==> flow/design.v <==
module multiplier #(parameter width_p="inv")
  ( input      [width_p-1:0] a_i
  , input      [width_p-1:0] b_i
  , output [(2*width_p)-1:0] c_o
  );
  assign c_o = a_i * b_i;
endmodule
module chip_top
  ( input          clk_i
  , input          reset_i
  , input          v_i
  , input  [31:0]  a_i
  , input  [31:0]  b_i
  , output         v_o
  , output [63:0]  c_o
  );
  reg        v_r, v_o_r;
  reg [31:0] a_r, b_r;
  reg [63:0] c_r;
  wire [63:0] c_n;
  multiplier #(.width_p(32)) MULT
    (.a_i(a_r)
    ,.b_i(b_r)
    ,.c_o(c_n)
    );
  always @(posedge clk_i) begin
    if (reset_i) begin
      v_r   <= 1'b0;
      v_o_r <= 1'b0;
    end else begin
      v_r   <= v_i;
      v_o_r <= v_r;
    end
    a_r <= a_i;
    b_r <= b_i;
    c_r <= c_n;
  end
  assign v_o = v_o_r;
  assign c_o = c_r;
endmodule
# Step by step through the tools: chip_top
# Module chip_top before and after one edit of its RTL, step after step.
# "orig" refers to lines of the RTL above, "edited" to lines of the edited file.
# "delta" is "edited" less "orig", of the values as shown; "rel_change_pct" is that difference over "orig", in percent.
# Operators: Yosys type, input widths -> output width; for muxes data width and select width s.
# Cell names lack the library's common part.
# A cell with - has no value.
# design
design	chip_top
clock_port	clk_i
library	sky130hd
lib_corner	tt_025C_1v80

# The edit
# Unified diff, file above to edited file.
# The edit is scripted: it alters the design's behaviour and was not made to optimise anything.
# begin of diff
@@ -37,4 +37,6 @@
   end
   assign v_o = v_o_r;
-  assign c_o = c_r;
+  reg [63:0] c_o_d1;
+  always @(posedge clk_i) c_o_d1 <= c_r;
+  assign c_o = c_o_d1;
 endmodule
# end of diff

# Word level
# Source: Yosys, flattened and elaborated, memories not mapped. Widths are those after wreduce; folded enables and synchronous resets count as part of the registers. Registers that Yosys merges into a memory's read port (data or address) are not register bits. Print and check cells do not count. Equal cells are merged and count once.
# op_classes
element	orig	edited	delta	rel_change_pct
mul	1	1	0	0.00
# op_table
cell	orig	edited	delta	rel_change_pct
$mul 32x32->64	1	1	0	0.00
# word_totals
element	orig	edited	delta	rel_change_pct
output_inout_bits	65	65	0	0.00
regBits	130	194	64	49.23
wordCells	6	7	1	16.67

# Longest topological paths
# Longest topological path by Yosys (ltp), each cell counted once; first at word level (registers and memories cut), then after technology mapping (sequential cells cut; the memories' decode and read muxes count).
# depth
element	orig	edited	delta	rel_change_pct
depth_word	1	1	0	0.00
abc_area	0	0	-	-
ltp_mapped	29	28	-1	-3.45
ltp_nobuf	27	26	-1	-3.70

# Mapped cells and area
# The flow's flattened synthesis, as Yosys stat reports it; memories are mapped. The netlist is that of the ABC_AREA named above (0 if unset); the other value can give another one.
# mapped
element	orig	edited	delta	rel_change_pct
sequential_area_um2	2602.5	3883.7	1281.2	49.23
yosys_area_um2	35870.7	37636.1	1765.4	4.92
ff_cells	130	194	64	49.23
mapped_cells	3824	3951	127	3.32
buf_cells	218	223	5	2.29
# by_type
cell	orig	edited	delta	rel_change_pct
dfxtp_1	130	194	64	49.23
nand2_1	471	492	21	4.46
clkbuf_1	218	203	-15	-6.88
nor2_1	32	44	12	37.50
inv_1	873	862	-11	-1.26
buf_2	0	10	10	-
nand3_1	12	20	8	66.67
clkbuf_2	0	8	8	-
a21oi_1	67	74	7	10.45
o21ai_0	37	30	-7	-18.92
o21a_1	10	3	-7	-70.00
a21o_1	29	34	5	17.24
a211oi_2	0	5	5	-
nand4_1	22	18	-4	-18.18
a211oi_1	4	8	4	100.00
xnor2_1	41	38	-3	-7.32
o21bai_1	13	10	-3	-23.08
and3_1	6	9	3	50.00
# The list need not be complete.
# The figures by module come from a second, unflattened synthesis with its own total; it is not the netlist above.
# hier_totals
element	orig	edited	delta	rel_change_pct
cells_unflattened	3862	3874	12	0.31
area_unflattened_um2	36150.9	37183.2	1032.3	2.86
# Rows give one instance, submodules left out.
# by_module_orig
module	instances	n_cells	mod_seq_area_um2	area_um2
multiplier (width_p=32)	1	3730	0.0	33535.9
chip_top	1	132	2602.5	2615.0
# by_module_edited
module	instances	n_cells	mod_seq_area_um2	area_um2
multiplier (width_p=32)	1	3678	0.0	33286.9
chip_top	1	196	3883.7	3896.2

# Path before layout
# Source: OpenSTA report_checks on the synthesized netlist (no wires, ideal clock, input and output delay 20% of the period each), path of least setup slack; recovery checks are left aside. Register names are those of the netlist, which keeps one name where synthesis merged equal registers.
# synth_path
element	orig	edited	delta	rel_change_pct
path_kind	register to register	register to register	-	-
startpoint	reg a_r[29]	reg a_r[24]	-	-
endpoint	reg c_r[62]	reg c_r[53]	-	-
delay_ps	7079	6892	-187	-2.64
t_arrival_ps	6960	6767	-193	-2.77
clock_period_ps	7500	7500	0	0.00
setup_time_ps	119	125	6	-
required_ps	7381	7375	-6	-0.08
setup_slack_ps	420	608	188	-
driving_pins	25	26	1	4.00
t_first_pin_ps	0	0	0	-
period_less_setup_slack_ps	7080	6892	-188	-2.66
# "delay_ps" = arrival - input delay + setup time.
# "driving_pins" counts driving pins, that of a launching flip-flop among them; a cell with two outputs on the path counts twice.
# "period_less_setup_slack_ps" is the clock period less the worst setup slack; recovery checks do not enter. This is arithmetic on one report: input and output delays are still those of the set period (20% each).
# The rows between start and end are the longest chain of elaborated cells between them; the timing report does not say that the signal goes this way. Where chains are equally long, one stands for them.
# Each line given opens the expression or statement behind the cell; cells for indexed reads and writes are added by Yosys, which also makes memories of some case tables.
# synth_between_orig
cell_sequence	dfxtp_1 clkbuf_1 nand2_1 fa_1 inv_1 fa_1 inv_1 fa_1 fa_1 inv_1 fa_1 fa_1 fa_1 fa_1 ha_1 clkbuf_1 nand4_1 nor4_1 inv_1 a211oi_1 o21ai_0 o21a_1 o21ai_0 o211ai_1 xnor2_1
elab_chain_len	1
cells_between	1
lines_between	1
# synth_rtl_orig
element	line_no	source
start: declaration	18	reg [31:0] a_r, b_r;
start: assignment	34	a_r <= a_i;
$mul 32x32->64	6	assign c_o = a_i * b_i;
end: assignment	36	c_r <= c_n;
end: declaration	19	reg [63:0] c_r;
# synth_between_edited
cell_sequence	dfxtp_1 clkbuf_1 nand2_1 fa_1 inv_1 fa_1 inv_1 fa_1 inv_1 fa_1 fa_1 fa_1 fa_1 inv_1 fa_1 inv_1 ha_1 clkbuf_2 nand4_1 nor3_2 and3_1 nand3_2 o211a_4 a2111o_1 and2_4 xnor2_1
elab_chain_len	1
cells_between	1
lines_between	1
# synth_rtl_edited
element	line_no	source
start: declaration	18	reg [31:0] a_r, b_r;
start: assignment	34	a_r <= a_i;
$mul 32x32->64	6	assign c_o = a_i * b_i;
end: assignment	36	c_r <= c_n;
end: declaration	19	reg [63:0] c_r;

# Worst path after layout
# From the final timing report of the runs of set A: the path of least setup slack in the routed layout; clock arrival at registers is part of the times.
# The path's times are printed in steps of 10 ps; the period is the one set.
# layout_path
element	orig	edited	delta	rel_change_pct
path_kind	register to register	register to register	-	-
startpoint	reg b_r[8]	reg a_r[14]	-	-
endpoint	reg c_r[52]	reg c_r[63]	-	-
driving_pins	23	26	3	13.04
required_ps	7970	7950	-20	-0.25
t_arrival_ps	7770	7760	-10	-0.13
setup_time_ps	60	60	0	-
setup_slack_ps	200	190	-10	-
clock_period_ps	7500	7500	0	0.00
t_first_pin_ps	510	520	10	1.96
# The rows between start and end are the longest chain of elaborated cells between them; the timing report does not say that the signal goes this way. Where chains are equally long, one stands for them.
# layout_between_orig
cell_sequence	dfxtp_1 buf_12 buf_6 and2_1 fa_1 fa_1 inv_1 fa_1 fa_1 inv_1 fa_1 fa_1 fa_1 fa_1 ha_4 buf_4 buf_4 nand2_1 or4_1 o41ai_4 nand2_4 o41ai_4 xor2_1
elab_chain_len	1
cells_between	1
lines_between	1
# layout_rtl_orig
element	line_no	source
start: declaration	18	reg [31:0] a_r, b_r;
start: assignment	35	b_r <= b_i;
$mul 32x32->64	6	assign c_o = a_i * b_i;
end: assignment	36	c_r <= c_n;
end: declaration	19	reg [63:0] c_r;
# layout_between_edited
cell_sequence	dfxtp_2 buf_4 and2_1 fa_1 inv_1 fa_1 fa_1 fa_1 inv_1 fa_1 inv_1 fa_1 inv_1 fa_1 fa_1 ha_1 a21oi_1 o211ai_1 a211oi_2 o31ai_1 buf_4 nor2_2 o221ai_2 buf_4 or4b_1 nand3_1
elab_chain_len	1
cells_between	1
lines_between	1
# layout_rtl_edited
element	line_no	source
start: declaration	18	reg [31:0] a_r, b_r;
start: assignment	34	a_r <= a_i;
$mul 32x32->64	6	assign c_o = a_i * b_i;
end: assignment	36	c_r <= c_n;
end: declaration	19	reg [63:0] c_r;

# Layout results
# Both versions went through the flow (Yosys, OpenROAD) with the same settings in each pair. Constraints: input delay and output delay 20% of the set period each, output load 0.01 pF.
# settings_set_A
CORE_UTILIZATION	40
period_ns	7.5
CAP_MARGIN	20
CORE_MARGIN	2
SLEW_MARGIN	20
# measured_set_A
element	orig	edited	delta	rel_change_pct
synthArea_um2	35870.7	37636.1	1765.4	4.92
final_cell_area_um2	42100.4	43026.3	925.9	2.20
final_setup_tns_ps	0	0	0	-
timing.achieved_period_ps	7305	7309	4	0.05
final_hold_ws_ps	453	325	-128	-
fin_ws_ps	195	191	-4	-
layout_utilization_pct	47.5	46.1	-1.4	-
final_die_area_um2	92088.0	96559.3	4471.3	4.86
# settings_set_B
CAP_MARGIN	15
CELL_PAD_IN_SITES_GLOBAL_PLACEMENT	2
CORE_MARGIN	7
CORE_UTILIZATION	20
CTS_CLUSTER_SIZE	65
MIN_ROUTING_LAYER	met1
PLACE_DENSITY_LB_ADDON	0.16
SETUP_SLACK_MARGIN	2.89
SLEW_MARGIN	30
period_ns	10.3
# measured_set_B
element	orig	edited	delta	rel_change_pct
synthArea_um2	35870.7	37636.1	1765.4	4.92
final_cell_area_um2	43742.0	45348.5	1606.5	3.67
final_setup_tns_ps	0	0	0	-
timing.achieved_period_ps	7561	7280	-281	-3.72
final_hold_ws_ps	453	323	-130	-
fin_ws_ps	2739	3021	282	-
layout_utilization_pct	24.5	24.2	-0.3	-
final_die_area_um2	191406.0	200520.0	9114.0	4.76
# "timing.achieved_period_ps" means the clock period less the worst setup slack. The figure is calculated, with input and output delays left at 20% of the set period.
